==> flow/design.v <==
`timescale 1ns / 1ps
module button_debounce(
    input clk,
    input rst,
    input button_in,
    output reg button_flag
);
    reg [1:0] sync;           
    reg stable_state;         
    reg [19:0] counter;       
    localparam DEBOUNCE_TIME = 20'd125;    
    always @(posedge clk or posedge rst) begin
        if (rst) begin
            sync <= 2'b11;
            stable_state <= 1'b1;
            button_flag <= 1'b0;
            counter <= 20'd0;
        end else begin
            sync[1] <= sync[0];
            sync[0] <= button_in;
            if (sync[0] == sync[1]) begin
                if (sync[0] != stable_state) begin
                    if (counter == DEBOUNCE_TIME) begin
                        stable_state <= sync[0];
                        if (stable_state == 1'b0) begin
                            button_flag <= 1'b1;
                        end
                    end else begin
                        counter <= counter + 1;
                    end
                end else begin
                    counter <= 0;
                    button_flag <= 1'b0;
                end
            end else begin
                counter <= 0;
            end
        end
    end
endmodule
`timescale 1ns / 1ps
    module LCD_display(
        input clk,
        input rst,
        input update,               
        input [3:0] sw_p,
        input [127:0] line1,        
        input [127:0] line2,        
        input flag_counter,
        output reg rs,
        output reg rw,
        output reg en,
        output reg [7:0] data
    );
        reg [3:0] state;
        reg [27:0] delay_counter;
        reg [4:0] char_index;  
        localparam INIT        = 4'd0;
        localparam DISPLAY_ON  = 4'd1;
        localparam CLEAR_ON    = 4'd2;
        localparam SET_CURSOR1 = 4'd3;
        localparam WRITE_LINE1 = 4'd4;
        localparam SET_CURSOR2 = 4'd5;
        localparam WRITE_LINE2 = 4'd6;
        localparam IDLE        = 4'd7;
        localparam CHECK_UPDATE = 4'd8;  
        always @(posedge clk or posedge rst) begin
            if (rst) begin
                rs <= 0; rw <= 0; en <= 0;
                data <= 8'b0;
                state <= INIT;
                delay_counter <= 0;
                char_index <= 0;
            end else begin
                delay_counter <= delay_counter + 1;
                case (state)
                    INIT: begin
                        if (delay_counter <= 5) begin
                            en <= 1; rs <= 0; rw <= 0; data <= 8'b00111000;  
                        end else if (delay_counter < 10) begin
                            en <= 0;
                        end else begin
                            delay_counter <= 0;
                            state <= DISPLAY_ON;
                        end
                    end
                    DISPLAY_ON: begin
                        if (delay_counter <= 5) begin
                            en <= 1; rs <= 0; rw <= 0; data <= 8'b00001100;  
                        end else if (delay_counter < 10) begin
                            en <= 0;
                        end else begin
                            delay_counter <= 0;
                            state <= CLEAR_ON;
                        end
                    end
                    CLEAR_ON: begin
                        if (delay_counter <= 5) begin
                            en <= 1; rs <= 0; rw <= 0; data <= 8'b00000001;  
                        end else if (delay_counter < 10) begin
                            en <= 0;
                        end else begin
                            delay_counter <= 0;
                            state <= SET_CURSOR1;
                        end
                    end
                    SET_CURSOR1: begin
                        if (delay_counter <= 5) begin
                            en <= 1; rs <= 0; rw <= 0; data <= 8'b10000000;  
                        end else if (delay_counter < 10) begin
                            en <= 0;
                        end else begin
                            delay_counter <= 0;
                            state <= WRITE_LINE1;
                        end
                    end
                    WRITE_LINE1: begin
                        if (char_index < 16) begin
                            if (delay_counter <= 5) begin
                                en <= 1; rs <= 1; rw <= 0; data <= (line1 >> (8 * (15 - char_index))) & 8'hFF;  
                            end else if (delay_counter < 10) begin
                                en <= 0;
                            end else begin
                                delay_counter <= 0;
                                char_index <= char_index + 1;
                            end
                        end else begin
                            delay_counter <= 0;
                            char_index <= 0;
                            state <= SET_CURSOR2;
                        end
                    end
                    SET_CURSOR2: begin
                        if (delay_counter <= 5) begin
                            en <= 1; rs <= 0; rw <= 0; data <= 8'b11000000;  
                        end else if (delay_counter < 10) begin
                            en <= 0;
                        end else begin
                            delay_counter <= 0;
                            state <= WRITE_LINE2;
                        end
                    end
                    WRITE_LINE2: begin
                        if (char_index < 16) begin
                            if (delay_counter <= 5) begin
                                en <= 1; rs <= 1; rw <= 0; data <= (line2 >> (8 * (15 - char_index))) & 8'hFF;  
                            end else if (delay_counter < 10) begin
                                en <= 0;
                            end else begin
                                delay_counter <= 0;
                                char_index <= char_index + 1;
                            end
                        end else begin
                            delay_counter <= 0;
                            char_index <= 0;
                            state <= IDLE;
                        end
                    end
                    IDLE: begin
                        en <= 0;
                        if (update || sw_p[0] || sw_p[1] || sw_p[2] || sw_p[3]) begin
                            state <= CHECK_UPDATE;
                            delay_counter <= 0;
                        end
                        else if (!update || !sw_p[0] || !sw_p[2] || !sw_p[3]) begin
                            state <= CHECK_UPDATE;
                            delay_counter <= 0;
                        end
                    end
                    CHECK_UPDATE: begin
                       if(delay_counter >= 1250) begin
                         state <= CLEAR_ON;
                         delay_counter <= 0;
                        end
                    end
                endcase
            end
        end
    endmodule
`timescale 1ns / 1ps
module top_button_handler(
    input wire clk,
    input wire rst,
    input wire [3:0] btn,                
    input wire [3:0] sw_p,               
    input wire sw_au,                    
    input wire update_money,
    output reg [3:0] seg_0_data,         
    output reg [3:0] seg_1_data,         
    output reg [3:0] seg_2_data,         
    output reg [3:0] seg_3_data,          
    output wire rs, rw, en,
    output reg [3:0] led,
    output wire [7:0] data
);
    localparam SHOW_TIME = 62500;        
    localparam SHOW_STEP = 12500;        
    reg [7:0] product_count_ready[4:0];  
    reg [7:0] money;                
    reg [7:0] price[4:0];               
    reg [7:0] price_to_pay;                
    reg [7:0] unit;                
    reg [7:0] dozen;                
    reg [7:0] product_count_current;       
    reg [7:0] selected_product;            
    reg [3:0] flag_led;
    integer i;                           
    reg [127:0] lcd_line1;               
    reg [127:0] lcd_line2;                
    reg [31:0] counter;
    reg [1:0] flag_counter;
    reg [7:0] count_down;
    reg [7:0] pcc_n;                     
    reg [7:0] ptp_n;                     
    reg [7:0] unit_n;
    reg [7:0] dozen_n;
    reg [7:0] pcr_n;                     
    wire btn0_flag, btn1_flag, btn2_flag, btn3_flag;
    button_debounce db0 (.clk(clk), .rst(rst), .button_in(btn[0]), .button_flag(btn0_flag));
    button_debounce db1 (.clk(clk), .rst(rst), .button_in(btn[1]), .button_flag(btn1_flag));
    button_debounce db2 (.clk(clk), .rst(rst), .button_in(btn[2]), .button_flag(btn2_flag));
    button_debounce db3 (.clk(clk), .rst(rst), .button_in(btn[3]), .button_flag(btn3_flag));
    LCD_display lcd_inst (
        .clk(clk),
        .rst(rst),
        .line1(lcd_line1),
        .line2(lcd_line2),
        .rs(rs),
        .rw(rw),
        .en(en),
        .data(data),
        .update(sw_au),
        .sw_p(sw_p),
        .flag_counter(flag_counter[0])
    );
    always @(posedge clk) begin
        case (sw_p)
            4'b0001: begin
                selected_product <= 8'd0;  
                flag_led <= 4'b0001;
            end
            4'b0010: begin
                selected_product <= 8'd1;  
                flag_led <= 4'b0010;
            end
            4'b0100: begin
                selected_product <= 8'd2;  
                flag_led <= 4'b0100;
            end
            4'b1000: begin
                selected_product <= 8'd3;  
                flag_led <= 4'b1000;
            end
            4'b0000: begin
                selected_product <= 8'd4;
                flag_led <= 4'b0000;
            end
            default: begin
                selected_product <= 8'd5;  
                flag_led <= 4'b0000;
            end
        endcase
    end
    always @(posedge clk or posedge rst) begin
        if (rst) begin
            money <= 8'd0;
            price[0] <= 8'd0;  
            price[1] <= 8'd0;  
            price[2] <= 8'd0;  
            price[3] <= 8'd0;  
            price[4] <= 8'd0;  
            counter <= 32'd0;
            flag_counter <= 2'd0;
            product_count_current <= 8'd0;
            price_to_pay <= 8'd0;
            count_down <= 8'd0;
            unit <= 8'd0;
            dozen <= 8'd0;
            for (i = 0; i <= 4; i = i + 1) begin
                product_count_ready[i] <= 8'd0;  
            end
            lcd_line1 <= 128'd0;
            lcd_line2 <= 128'd0;
            seg_0_data <= 4'd0;
            seg_1_data <= 4'd0;
            seg_2_data <= 4'd0;
            seg_3_data <= 4'd0;
            led <= 4'd0;
            pcc_n = 8'd0;
            ptp_n = 8'd0;
            unit_n = 8'd0;
            dozen_n = 8'd0;
            pcr_n = 8'd0;
        end else begin
            pcc_n = product_count_current;
            ptp_n = price_to_pay;
            unit_n = unit;
            dozen_n = dozen;
            pcr_n = 8'd0;
            seg_0_data <= money % 10;
            seg_1_data <= (money / 10) % 10;
            seg_2_data <= (money / 100) % 10;
            seg_3_data <= (money / 1000) % 10;
            if (sw_au == 0) begin
                if (selected_product != 4 && selected_product != 5) begin
                    pcr_n = product_count_ready[selected_product];
                    if(flag_counter == 1) begin
                         lcd_line1 <= {8'h20, 8'h20, 8'h20, 8'h20, 8'h53, 8'h55, 8'h43, 8'h43, 8'h45, 8'h53, 8'h53, 8'h21, 8'h20, 8'h20, 8'h20, 8'h20};
                         lcd_line2 <= {8'h20, 8'h20, 8'h20, 8'h20, 8'h20, 8'h20, 8'h20, 8'h36 - count_down, 8'h20, 8'h20, 8'h20, 8'h20, 8'h20, 8'h20, 8'h20, 8'h20};
                         if(counter < SHOW_TIME) begin
                            if (counter % SHOW_STEP == 0) begin
                                count_down <= count_down + 1;
                                if (led != 4'b0000)
                                    led <= 4'b0000;
                                else led <= flag_led;
                            end
                            counter <= counter + 1;
                         end else begin
                            counter <= 0;
                            flag_counter <= 0;
                            count_down <= 0;
                            led <= 4'b0000;
                         end
                    end else if (flag_counter == 2) begin
                        lcd_line1 <= {8'h4E, 8'h4F, 8'h54, 8'h20, 8'h45, 8'h4E, 8'h4F, 8'h55, 8'h47, 8'h48, 8'h20, 8'h4D, 8'h4F, 8'h4E, 8'h45, 8'h59};
                        lcd_line2 <= {8'h20, 8'h20, 8'h20, 8'h20, 8'h20, 8'h20, 8'h20, 8'h36 - count_down, 8'h20, 8'h20, 8'h20, 8'h20, 8'h20, 8'h20, 8'h20, 8'h20};
                        if(counter < SHOW_TIME) begin
                             if (counter % SHOW_STEP == 0)
                               count_down <= count_down + 1;
                            counter <= counter + 1;
                         end else begin
                            counter <= 0;
                            flag_counter <= 0;
                            count_down <= 0;
                         end
                       end
                    if (btn0_flag) begin
                        if (pcc_n < 9 && pcc_n < pcr_n)
                            pcc_n = pcc_n + 1;
                        ptp_n = price[selected_product] * pcc_n;
                        unit_n = ptp_n % 10;
                        dozen_n = ptp_n / 10;
                    end
                    if (btn1_flag) begin
                        if (pcc_n > 0)
                            pcc_n = pcc_n - 1;
                        ptp_n = price[selected_product] * pcc_n;
                        unit_n = ptp_n % 10;
                        dozen_n = ptp_n / 10;
                    end
                    if (btn2_flag && pcr_n > 0) begin
                         if (money >= ptp_n && pcc_n > 0) begin
                             money <= money - ptp_n;
                             pcr_n = pcr_n - pcc_n;
                             product_count_ready[selected_product] <= pcr_n;
                             pcc_n = 0;
                             ptp_n = 0;
                             unit_n = 0;
                             dozen_n = 0;
                             flag_counter <= 1;
                         end
                         else if (pcc_n > 0) flag_counter <= 2;
                    end
                    if (flag_counter == 0) begin
                        lcd_line1 <= {8'h52, 8'h65, 8'h61, 8'h64, 8'h79, 8'h3A, 8'h30 + pcr_n,   
                                     8'h20, 8'h50, 8'h72, 8'h69, 8'h63, 8'h65, 8'h3A, 8'h30 + price[selected_product], 8'h20};   
                        if (ptp_n < 10) begin
                            lcd_line2 <= {8'h43, 8'h6F, 8'h75, 8'h6E, 8'h74, 8'h3A, 8'h30 + pcc_n,   
                                        8'h20, 8'h50, 8'h72, 8'h69, 8'h63, 8'h65, 8'h3A, 8'h30 + ptp_n, 8'h20};   
                        end
                        else begin
                            lcd_line2 <= {8'h43, 8'h6F, 8'h75, 8'h6E, 8'h74, 8'h3A, 8'h30 + pcc_n,   
                                        8'h20, 8'h50, 8'h72, 8'h69, 8'h63, 8'h65, 8'h3A, 8'h30 + dozen_n , 8'h30 + unit_n};   
                        end
                    end
                end
                else if(selected_product == 4) begin  
                    if (btn0_flag && money < 9995) money <= money + 5;
                    if (btn1_flag && money < 9990) money <= money + 10;
                    if (btn2_flag) money <= 0;
                    lcd_line1 <= {8'h50, 8'h31, 8'h3A, 8'h30 + price[0], 8'h24, 8'h5F, 8'h30 + product_count_ready[0],  
                                 8'h20, 8'h20,
                                 8'h50, 8'h32, 8'h3A, 8'h30 + price[1], 8'h24, 8'h5F, 8'h30 + product_count_ready[1]};   
                    lcd_line2 <= {8'h50, 8'h33, 8'h3A, 8'h30 + price[2], 8'h24, 8'h5F, 8'h30 + product_count_ready[2],  
                                 8'h20, 8'h20,
                                 8'h50, 8'h34, 8'h3A, 8'h30 + price[3], 8'h24, 8'h5F, 8'h30 + product_count_ready[3]};   
                end
                else if(selected_product == 5) begin  
                    lcd_line1 <= {8'h4F, 8'h4E, 8'h4C, 8'h59, 8'h5F, 8'h31, 8'h5F, 8'h53, 8'h57, 8'h49, 8'h54, 8'h43, 8'h48, 8'h5F, 8'h4F, 8'h4E};
                    lcd_line2 <= {8'h20, 8'h20, 8'h20, 8'h20, 8'h20, 8'h20, 8'h20,
                                 8'h20, 8'h20, 8'h20, 8'h20, 8'h20, 8'h20, 8'h20, 8'h20, 8'h20};
                end
            end else begin
                 pcc_n = 8'd0;
                 ptp_n = 8'd0;
                if (selected_product != 4 && selected_product != 5) begin
                    if (btn0_flag) begin
                        if (price[selected_product] < 9)
                            price[selected_product] <= price[selected_product] + 1;
                    end
                    else if (btn1_flag) begin
                         if (price[selected_product] > 1)
                            price[selected_product] <= price[selected_product] - 1;
                    end
                    else if (btn2_flag) begin
                        if (product_count_ready[selected_product] < 9) begin
                            product_count_ready[selected_product] <= product_count_ready[selected_product] + 1;
                        end
                    end
                    else if (btn3_flag) begin
                        price[selected_product] <= 0;
                        product_count_ready[selected_product] <= 0;
                    end
                    lcd_line1 <= {8'h20, 8'h20, 8'h41, 8'h44, 8'h4D, 8'h49, 8'h4E, 8'h20, 8'h4D, 8'h4F, 8'h44, 8'h45, 8'h20, 8'h31 + selected_product, 8'h20, 8'h20};
                    lcd_line2 <= {8'h50, 8'h72, 8'h69, 8'h63, 8'h65, 8'h3A, 8'h30 + price[selected_product], 8'h24,  
                                  8'h20, 8'h20, 8'h20,  
                                  8'h4E, 8'h75, 8'h6D, 8'h3A, 8'h30 + product_count_ready[selected_product]};  
                end
                 else begin
                     lcd_line1 <= {8'h20, 8'h20, 8'h41, 8'h44, 8'h4D, 8'h49, 8'h4E,
                                   8'h20, 8'h4D, 8'h4F, 8'h44, 8'h45, 8'h20, 8'h20, 8'h20, 8'h20};
                     lcd_line2 <= {8'h20, 8'h20, 8'h20, 8'h20, 8'h20, 8'h20, 8'h20,
                                   8'h20, 8'h20, 8'h20, 8'h20, 8'h20, 8'h20, 8'h20, 8'h20, 8'h20};
                 end
            end
            product_count_current <= pcc_n;
            price_to_pay <= ptp_n;
            unit <= unit_n;
            dozen <= dozen_n;
        end
    end
endmodule
# From RTL to reports: top_button_handler
# Tool output for the design above before and after an edit, in the order of the flow.
# "orig" refers to lines of the RTL above, "edited" to lines of the edited file.
# "diff": "edited" minus "orig" as printed here. "change_rel_pct": 100 x difference / "orig".
# Operators carry their Yosys type and port widths (W data, S select, Z words).
# A cell with - has no value.
[inputs]
design = "top_button_handler"
clock = "clk"
lib = "sky130hd"
lib_corner = "tt_025C_1v80"

# Diff
# Unified diff, file above to edited file.
# This change comes from a script, not from a designer. The edited design behaves differently; no optimisation was intended.
# begin of diff
@@ -218,5 +218,8 @@
     wire btn0_flag, btn1_flag, btn2_flag, btn3_flag;
     button_debounce db0 (.clk(clk), .rst(rst), .button_in(btn[0]), .button_flag(btn0_flag));
-    button_debounce db1 (.clk(clk), .rst(rst), .button_in(btn[1]), .button_flag(btn1_flag));
+    wire btn1_flag_0, btn1_flag_1;
+    button_debounce db1 (.clk(clk), .rst(rst), .button_in(btn[1]), .button_flag(btn1_flag_0));
+    button_debounce db1_alt (.clk(clk), .rst(rst), .button_in(~(btn[1])), .button_flag(btn1_flag_1));
+    assign btn1_flag = btn1_flag_0 ^ btn1_flag_1;
     button_debounce db2 (.clk(clk), .rst(rst), .button_in(btn[2]), .button_flag(btn2_flag));
     button_debounce db3 (.clk(clk), .rst(rst), .button_in(btn[3]), .button_flag(btn3_flag));
# end of diff

# Word-level counts
# Yosys after proc, flatten, opt, wreduce and memory -nomap, before mapping. Print and check cells are not counted.
[word_totals]
columns = ["item", "orig", "edited", "diff", "change_rel_pct"]
rows = [
  ["output_inout_bits", 31, 31, 0, 0.00],
  ["register_bits", 589, 613, 24, 4.07],
  ["inputBits", 12, 12, 0, 0.00],
  ["wordCells", 601, 607, 6, 1.00],
]
[op_classes]
columns = ["item", "orig", "edited", "diff", "change_rel_pct"]
rows = [
  ["logic", 1, 3, 2, 200.00],
  ["addsub", 36, 37, 1, 2.78],
  ["div", 12, 12, 0, 0.00],
  ["cmp", 17, 17, 0, 0.00],
  ["eq_ne", 100, 96, -4, -4.00],
  ["mux", 300, 306, 6, 2.00],
  ["multipliers", 2, 2, 0, 0.00],
  ["shifts", 2, 2, 0, 0.00],
  ["reduce_and_logical", 81, 78, -3, -3.70],
]
[op_table]
columns = ["op", "orig", "edited", "diff", "change_rel_pct"]
rows = [
  ["$ne A2 B2 Y1 const B", 35, 27, -8, -22.86],
  ["$reduce_bool A2 Y1", 16, 11, -5, -31.25],
  ["$reduce_and A9 Y1", 5, 0, -5, -100.00],
  ["$reduce_and A7 Y1", 0, 5, 5, "-"],
  ["$mux W1", 20, 23, 3, 15.00],
  ["$mux W20", 12, 15, 3, 25.00],
  ["$reduce_and A3 Y1", 10, 12, 2, 20.00],
  ["$add A20 B1 Y20 const B", 4, 5, 1, 25.00],
  ["$eq A1 B1 Y1", 4, 5, 1, 25.00],
  ["$eq A20 B7 Y1 const B", 4, 5, 1, 25.00],
  ["$ne A1 B1 Y1", 4, 5, 1, 25.00],
  ["$ne A3 B1 Y1 const B", 2, 3, 1, 50.00],
  ["$not A1 Y1", 1, 2, 1, 100.00],
  ["$xor A1 B1 Y1", 0, 1, 1, "-"],
]
# Operator kinds equal on both sides are left out: 79.

# Longest topological paths
# Depth = most cells in a row (Yosys ltp): at word level without a register or memory, in the mapped netlist without a sequential cell, where the memories' decode and read muxes count.
[logic_depth]
columns = ["item", "orig", "edited", "diff", "change_rel_pct"]
rows = [
  ["depth_word", 33, 33, 0, 0.00],
  ["abc_area", "0", "0", "-", "-"],
  ["mapped_depth", 80, 80, 0, 0.00],
  ["depth_no_buf", 67, 69, 2, 2.99],
]

# Netlist
# The flow's flattened synthesis, as Yosys stat reports it; memories are mapped. The netlist is that of the ABC_AREA named above (0 if unset); the other value can give another one.
[synth_totals]
columns = ["item", "orig", "edited", "diff", "change_rel_pct"]
rows = [
  ["yosys_area_um2", 38245.4, 40450.0, 2204.6, 5.76],
  ["n_buf", 257, 282, 25, 9.73],
  ["ffs", 474, 498, 24, 5.06],
  ["seqArea_um2", 11843.9, 12448.2, 604.3, 5.10],
  ["cell_count", 4642, 4930, 288, 6.20],
]
[by_type]
columns = ["type", "orig", "edited", "diff", "change_rel_pct"]
rows = [
  ["sky130_fd_sc_hd__nand3_1", 125, 164, 39, 31.20],
  ["sky130_fd_sc_hd__nor3_1", 90, 128, 38, 42.22],
  ["sky130_fd_sc_hd__o21ai_0", 281, 310, 29, 10.32],
  ["sky130_fd_sc_hd__nor4_1", 34, 58, 24, 70.59],
  ["sky130_fd_sc_hd__a21oi_1", 301, 324, 23, 7.64],
  ["sky130_fd_sc_hd__dfrtp_1", 453, 474, 21, 4.64],
  ["sky130_fd_sc_hd__and3_1", 56, 72, 16, 28.57],
  ["sky130_fd_sc_hd__mux2i_1", 104, 89, -15, -14.42],
  ["sky130_fd_sc_hd__a31oi_1", 64, 50, -14, -21.88],
  ["sky130_fd_sc_hd__o21ai_1", 31, 44, 13, 41.94],
  ["sky130_fd_sc_hd__a211oi_1", 35, 47, 12, 34.29],
  ["sky130_fd_sc_hd__nor2_1", 547, 558, 11, 2.01],
  ["sky130_fd_sc_hd__ha_1", 122, 133, 11, 9.02],
  ["sky130_fd_sc_hd__nand2b_1", 47, 36, -11, -23.40],
  ["sky130_fd_sc_hd__buf_1", 20, 31, 11, 55.00],
  ["sky130_fd_sc_hd__a21boi_0", 14, 3, -11, -78.57],
  ["sky130_fd_sc_hd__a311oi_1", 7, 18, 11, 157.14],
  ["sky130_fd_sc_hd__or2_1", 3, 14, 11, 366.67],
]
# Cell types equal on both sides are left out: 24.
# Not every row of either side is listed.
# The figures by module come from a second, unflattened synthesis with its own total; it is not the netlist above.
[unflattened]
columns = ["item", "orig", "edited", "diff", "change_rel_pct"]
rows = [
  ["cells_unflattened", 4888, 4931, 43, 0.88],
  ["area_unflattened_um2", 41110.7, 42051.6, 940.9, 2.29],
]
# Each row is one instance without its submodules.
[modules_orig]
columns = ["mod", "mod_area_um2", "instances", "seq_area_um2", "cells"]
rows = [
  ["top_button_handler", 31179.9, 1, 8097.8, 3921],
  ["button_debounce", 1287.5, 4, 604.3, 127],
  ["LCD_display", 4780.8, 1, 1302.5, 459],
]
[modules_edited]
columns = ["mod", "mod_area_um2", "instances", "seq_area_um2", "cells"]
rows = [
  ["top_button_handler", 30833.3, 1, 8097.8, 3837],
  ["button_debounce", 1287.5, 5, 604.3, 127],
  ["LCD_display", 4780.8, 1, 1302.5, 459],
]

# Worst setup path after synthesis
# Path of least setup slack by OpenSTA after synthesis, without wires, with an ideal clock, recovery checks aside; 20% of the period is set as input and as output delay. Where synthesis merged equal registers, the netlist keeps one of their names.
[synth_path]
columns = ["item", "orig", "edited", "diff", "change_rel_pct"]
rows = [
  ["path_kind", "register to register", "register to register", "-", "-"],
  ["start", "register counter[29]", "register counter[20]", "-", "-"],
  ["end", "register count_down[4]", "register count_down[4]", "-", "-"],
  ["arrival_time_ps", 17814, 17880, 66, 0.37],
  ["launch_ps", 0, 0, 0, "-"],
  ["path_delay_ps", 17892, 17958, 66, 0.37],
  ["setup_ps", 78, 78, 0, "-"],
  ["path_slack_ps", 4108, 4042, -66, "-"],
  ["path_buffers", 10, 12, 2, 20.00],
  ["path_stages", 74, 74, 0, 0.00],
  ["period_ps", 22000, 22000, 0, 0.00],
  ["period_less_setup_slack_ps", 17892, 17958, 66, 0.37],
]
# "path_delay_ps" = arrival - input delay + setup time.
# "path_stages": output pins that drive a net of the path, with the launching flip-flop's if there is one; two outputs of one cell count as two.
# "period_less_setup_slack_ps" is the clock period less the worst setup slack; recovery checks do not enter. This is arithmetic on one report: input and output delays are still those of the set period (20% each).
# The rows between start and end are the longest chain of elaborated cells between them; the timing report does not say that the signal goes this way. Where chains are equally long, one stands for them.
# Each line given opens the expression or statement behind the cell; cells for indexed reads and writes are added by Yosys, which also makes memories of some case tables.
# A register here has more assigning lines than the two given.
[synth_via_orig]
cell_sequence = "sky130_fd_sc_hd__dfrtp_1 -> sky130_fd_sc_hd__buf_2 -> sky130_fd_sc_hd__nor4_4 -> sky130_fd_sc_hd__o21a_1 -> sky130_fd_sc_hd__buf_4 -> sky130_fd_sc_hd__o211a_4 -> sky130_fd_sc_hd__nand4_4 -> sky130_fd_sc_hd__a211oi_2 -> sky130_fd_sc_hd__mux2_2 -> sky130_fd_sc_hd__o211ai_2 -> sky130_fd_sc_hd__buf_4 -> sky130_fd_sc_hd__o21ai_2 -> sky130_fd_sc_hd__mux2_2 -> sky130_fd_sc_hd__o31ai_4 -> sky130_fd_sc_hd__o21ai_2 -> sky130_fd_sc_hd__or3_1 -> sky130_fd_sc_hd__and3_1 -> sky130_fd_sc_hd__a31oi_2 -> [38 not listed] -> sky130_fd_sc_hd__mux2_2 -> sky130_fd_sc_hd__o31ai_2 -> sky130_fd_sc_hd__o21ai_1 -> sky130_fd_sc_hd__a31oi_1 -> sky130_fd_sc_hd__xnor2_1 -> sky130_fd_sc_hd__a31oi_2 -> sky130_fd_sc_hd__nor2_1 -> sky130_fd_sc_hd__a21oi_2 -> sky130_fd_sc_hd__mux2i_1 -> sky130_fd_sc_hd__xnor2_1 -> sky130_fd_sc_hd__a2111o_1 -> sky130_fd_sc_hd__o22a_1 -> sky130_fd_sc_hd__o22ai_1 -> sky130_fd_sc_hd__o2111a_2 -> sky130_fd_sc_hd__a21oi_1 -> sky130_fd_sc_hd__buf_6 -> sky130_fd_sc_hd__or4_1 -> sky130_fd_sc_hd__a21oi_1"
elab_chain_len = 6
cells_between = 7
classes_between = "div (1); compare (1); mux (4); reduce/logical (1)"
[synth_rtl_orig]
columns = ["item", "line_no", "source"]
rows = [
  ["from (decl)", 210, "reg [31:0] counter;"],
  ["from (assign)", 317, "counter <= counter + 1;"],
  ["from (assign)", 330, "counter <= counter + 1;"],
  ["$mod A32 B14 Y32", 328, "if (counter % SHOW_STEP == 0)"],
  ["$logic_not A32 Y1", 328, ""],
  ["$mux W8", 328, ""],
  ["$mux W8", 327, "if(counter < SHOW_TIME) begin"],
  ["$mux W8", 324, "end else if (flag_counter == 2) begin"],
  ["$mux W8", 307, "if(flag_counter == 1) begin"],
  ["to (assign)", 312, "count_down <= count_down + 1;"],
  ["to (assign)", 329, "count_down <= count_down + 1;"],
  ["to (decl)", 212, "reg [7:0] count_down;"],
]
[synth_via_edited]
cell_sequence = "sky130_fd_sc_hd__dfrtp_1 -> sky130_fd_sc_hd__buf_2 -> sky130_fd_sc_hd__or3_1 -> sky130_fd_sc_hd__clkbuf_1 -> sky130_fd_sc_hd__a21oi_1 -> sky130_fd_sc_hd__mux2i_1 -> sky130_fd_sc_hd__nand2_1 -> sky130_fd_sc_hd__a211o_1 -> sky130_fd_sc_hd__a311oi_2 -> sky130_fd_sc_hd__o21bai_2 -> sky130_fd_sc_hd__buf_6 -> sky130_fd_sc_hd__a21oi_2 -> sky130_fd_sc_hd__o2bb2a_4 -> sky130_fd_sc_hd__buf_6 -> sky130_fd_sc_hd__a311oi_2 -> sky130_fd_sc_hd__o2111ai_1 -> sky130_fd_sc_hd__xor2_1 -> sky130_fd_sc_hd__o31ai_1 -> [38 not listed] -> sky130_fd_sc_hd__o21a_1 -> sky130_fd_sc_hd__buf_2 -> sky130_fd_sc_hd__or4_1 -> sky130_fd_sc_hd__o2111a_1 -> sky130_fd_sc_hd__o22ai_2 -> sky130_fd_sc_hd__mux2i_1 -> sky130_fd_sc_hd__o221ai_1 -> sky130_fd_sc_hd__a221oi_2 -> sky130_fd_sc_hd__and3_1 -> sky130_fd_sc_hd__xor2_1 -> sky130_fd_sc_hd__or2_1 -> sky130_fd_sc_hd__a41o_1 -> sky130_fd_sc_hd__a2111oi_1 -> sky130_fd_sc_hd__o2111ai_1 -> sky130_fd_sc_hd__nor2b_1 -> sky130_fd_sc_hd__buf_4 -> sky130_fd_sc_hd__or3_1 -> sky130_fd_sc_hd__a21oi_1"
elab_chain_len = 6
cells_between = 7
classes_between = "div (1); compare (1); mux (4); reduce/logical (1)"
[synth_rtl_edited]
columns = ["item", "line_no", "source"]
rows = [
  ["from (decl)", 210, "reg [31:0] counter;"],
  ["from (assign)", 320, "counter <= counter + 1;"],
  ["from (assign)", 333, "counter <= counter + 1;"],
  ["$mod A32 B14 Y32", 331, "if (counter % SHOW_STEP == 0)"],
  ["$logic_not A32 Y1", 331, ""],
  ["$mux W8", 331, ""],
  ["$mux W8", 330, "if(counter < SHOW_TIME) begin"],
  ["$mux W8", 327, "end else if (flag_counter == 2) begin"],
  ["$mux W8", 310, "if(flag_counter == 1) begin"],
  ["to (assign)", 315, "count_down <= count_down + 1;"],
  ["to (assign)", 332, "count_down <= count_down + 1;"],
  ["to (decl)", 212, "reg [7:0] count_down;"],
]

# Worst path after layout
# Path of least setup slack in the final report of each run of pair 1 (OpenROAD, finished layout, wires in). Where an end is a register, its clock arrival counts in the times.
# The report prints the path's times to 10 ps; the period is as set.
[layout_path]
columns = ["item", "orig", "edited", "diff", "change_rel_pct"]
rows = [
  ["path_kind", "register to register", "register to register", "-", "-"],
  ["start", "register counter[25]", "register counter[31]", "-", "-"],
  ["end", "register count_down[6]", "register count_down[7]", "-", "-"],
  ["launch_ps", 620, 620, 0, 0.00],
  ["arrival_time_ps", 20330, 20300, -30, -0.15],
  ["path_buffers", 9, 5, -4, -44.44],
  ["path_stages", 73, 67, -6, -8.22],
  ["setup_ps", 70, 80, 10, "-"],
  ["period_ps", 21000, 21000, 0, 0.00],
  ["path_slack_ps", 1220, 1260, 40, "-"],
]
# The rows between start and end are the longest chain of elaborated cells between them; the timing report does not say that the signal goes this way. Where chains are equally long, one stands for them.
# A register here has more assigning lines than the two given.
[layout_via_orig]
cell_sequence = "sky130_fd_sc_hd__dfrtp_1 -> sky130_fd_sc_hd__o211ai_2 -> sky130_fd_sc_hd__o21a_2 -> sky130_fd_sc_hd__o311ai_2 -> sky130_fd_sc_hd__nand4_4 -> sky130_fd_sc_hd__a211oi_4 -> sky130_fd_sc_hd__mux2_2 -> sky130_fd_sc_hd__o211ai_4 -> sky130_fd_sc_hd__o211ai_2 -> sky130_fd_sc_hd__xnor2_1 -> sky130_fd_sc_hd__buf_4 -> sky130_fd_sc_hd__o31ai_4 -> sky130_fd_sc_hd__o221ai_1 -> sky130_fd_sc_hd__a22oi_1 -> sky130_fd_sc_hd__nor2_1 -> sky130_fd_sc_hd__buf_4 -> sky130_fd_sc_hd__a31oi_2 -> sky130_fd_sc_hd__or4b_4 -> [37 not listed] -> sky130_fd_sc_hd__a31oi_1 -> sky130_fd_sc_hd__o2111ai_1 -> sky130_fd_sc_hd__o221a_2 -> sky130_fd_sc_hd__a22oi_1 -> sky130_fd_sc_hd__o31ai_2 -> sky130_fd_sc_hd__nand3_2 -> sky130_fd_sc_hd__a21oi_1 -> sky130_fd_sc_hd__buf_4 -> sky130_fd_sc_hd__o311a_1 -> sky130_fd_sc_hd__nand2_1 -> sky130_fd_sc_hd__a2111o_1 -> sky130_fd_sc_hd__o22a_1 -> sky130_fd_sc_hd__o22ai_1 -> sky130_fd_sc_hd__o2111a_2 -> sky130_fd_sc_hd__a21oi_1 -> sky130_fd_sc_hd__buf_4 -> sky130_fd_sc_hd__or4_1 -> sky130_fd_sc_hd__a21oi_1"
elab_chain_len = 6
cells_between = 7
classes_between = "div (1); compare (1); mux (4); reduce/logical (1)"
[layout_rtl_orig]
columns = ["item", "line_no", "source"]
rows = [
  ["from (decl)", 210, "reg [31:0] counter;"],
  ["from (assign)", 317, "counter <= counter + 1;"],
  ["from (assign)", 330, "counter <= counter + 1;"],
  ["$mod A32 B14 Y32", 328, "if (counter % SHOW_STEP == 0)"],
  ["$logic_not A32 Y1", 328, ""],
  ["$mux W8", 328, ""],
  ["$mux W8", 327, "if(counter < SHOW_TIME) begin"],
  ["$mux W8", 324, "end else if (flag_counter == 2) begin"],
  ["$mux W8", 307, "if(flag_counter == 1) begin"],
  ["to (assign)", 312, "count_down <= count_down + 1;"],
  ["to (assign)", 329, "count_down <= count_down + 1;"],
  ["to (decl)", 212, "reg [7:0] count_down;"],
]
[layout_via_edited]
cell_sequence = "sky130_fd_sc_hd__dfrtp_1 -> sky130_fd_sc_hd__nand2_1 -> sky130_fd_sc_hd__a211oi_1 -> sky130_fd_sc_hd__a221oi_4 -> sky130_fd_sc_hd__a21oi_1 -> sky130_fd_sc_hd__a2111oi_2 -> sky130_fd_sc_hd__a211oi_4 -> sky130_fd_sc_hd__buf_4 -> sky130_fd_sc_hd__nor2_1 -> sky130_fd_sc_hd__a211oi_1 -> sky130_fd_sc_hd__a21boi_2 -> sky130_fd_sc_hd__a311oi_2 -> sky130_fd_sc_hd__nor4_1 -> sky130_fd_sc_hd__a311oi_2 -> sky130_fd_sc_hd__o31ai_1 -> sky130_fd_sc_hd__buf_4 -> sky130_fd_sc_hd__nand2_2 -> sky130_fd_sc_hd__a221o_1 -> [31 not listed] -> sky130_fd_sc_hd__and3_1 -> sky130_fd_sc_hd__a41o_1 -> sky130_fd_sc_hd__o2111a_2 -> sky130_fd_sc_hd__a21oi_1 -> sky130_fd_sc_hd__nor4b_2 -> sky130_fd_sc_hd__a221oi_2 -> sky130_fd_sc_hd__xnor2_1 -> sky130_fd_sc_hd__a31oi_1 -> sky130_fd_sc_hd__nor2_2 -> sky130_fd_sc_hd__nor4_2 -> sky130_fd_sc_hd__o221ai_1 -> sky130_fd_sc_hd__a41o_1 -> sky130_fd_sc_hd__a2111oi_1 -> sky130_fd_sc_hd__o2111ai_1 -> sky130_fd_sc_hd__nor2b_1 -> sky130_fd_sc_hd__buf_4 -> sky130_fd_sc_hd__or3_1 -> sky130_fd_sc_hd__a21oi_1"
elab_chain_len = 6
cells_between = 7
classes_between = "div (1); compare (1); mux (4); reduce/logical (1)"
[layout_rtl_edited]
columns = ["item", "line_no", "source"]
rows = [
  ["from (decl)", 210, "reg [31:0] counter;"],
  ["from (assign)", 320, "counter <= counter + 1;"],
  ["from (assign)", 333, "counter <= counter + 1;"],
  ["$mod A32 B14 Y32", 331, "if (counter % SHOW_STEP == 0)"],
  ["$logic_not A32 Y1", 331, ""],
  ["$mux W8", 331, ""],
  ["$mux W8", 330, "if(counter < SHOW_TIME) begin"],
  ["$mux W8", 327, "end else if (flag_counter == 2) begin"],
  ["$mux W8", 310, "if(flag_counter == 1) begin"],
  ["to (assign)", 315, "count_down <= count_down + 1;"],
  ["to (assign)", 332, "count_down <= count_down + 1;"],
  ["to (decl)", 212, "reg [7:0] count_down;"],
]

# Measured runs
# Both versions went through the flow (Yosys, OpenROAD) with the same settings in each pair. Constraints: input delay and output delay 20% of the set period each, output load 0.01 pF.
[settings_pair_1]
period_ns = 21.0
CAP_MARGIN = 20
CORE_MARGIN = 2
CORE_UTILIZATION = 40
SLEW_MARGIN = 20
[measured_pair_1]
columns = ["item", "orig", "edited", "diff", "change_rel_pct"]
rows = [
  ["total_die_area_um2", 98103.6, 103684.0, 5580.4, 5.69],
  ["worstSetupSlack_ps", 1220, 1258, 38, "-"],
  ["holdWs_ps", 379, 379, 0, "-"],
  ["post_route_stdcell_area_um2", 42442.0, 45047.0, 2605.0, 6.14],
  ["final_setup_tns_ps", 0, 0, 0, "-"],
  ["power_total_mw", 2.589, 2.856, 0.267, 10.31],
  ["timing.achieved_period_ps", 19780, 19742, -38, -0.19],
  ["layout_utilization_frac", 0.447, 0.45, 0.003, "-"],
  ["synth_area_um2", 38245.4, 40450.0, 2204.6, 5.76],
]
[settings_pair_2]
CORE_ASPECT_RATIO = 0.72
CORE_MARGIN = 2
CORE_UTILIZATION = 19
CTS_CLUSTER_DIAMETER = 333
CTS_CLUSTER_SIZE = 92
GPL_ROUTABILITY_DRIVEN = 0
PLACE_DENSITY_LB_ADDON = 0.28
SLEW_MARGIN = 25
TNS_END_PERCENT = 20
period_ns = 14.8
CAP_MARGIN = 20
[measured_pair_2]
columns = ["item", "orig", "edited", "diff", "change_rel_pct"]
rows = [
  ["total_die_area_um2", 204944.0, 216651.0, 11707.0, 5.71],
  ["worstSetupSlack_ps", -3148, -3324, -176, "-"],
  ["holdWs_ps", 392, 403, 11, "-"],
  ["post_route_stdcell_area_um2", 49075.8, 52056.2, 2980.4, 6.07],
  ["final_setup_tns_ps", -36416, -37794, -1378, "-"],
  ["power_total_mw", 2.856, 3.187, 0.331, 11.59],
  ["timing.achieved_period_ps", 17948, 18124, 176, 0.98],
  ["layout_utilization_frac", 0.246, 0.246, 0.000, "-"],
  ["synth_area_um2", 38245.4, 40450.0, 2204.6, 5.76],
]
# "timing.achieved_period_ps" means the clock period less the worst setup slack. The figure is calculated, with input and output delays left at 20% of the set period.
# By "power_total_mw" is meant OpenSTA's value without simulated activity: inputs other than the clock are taken to toggle once in ten clock periods, and the tool carries that through the logic.
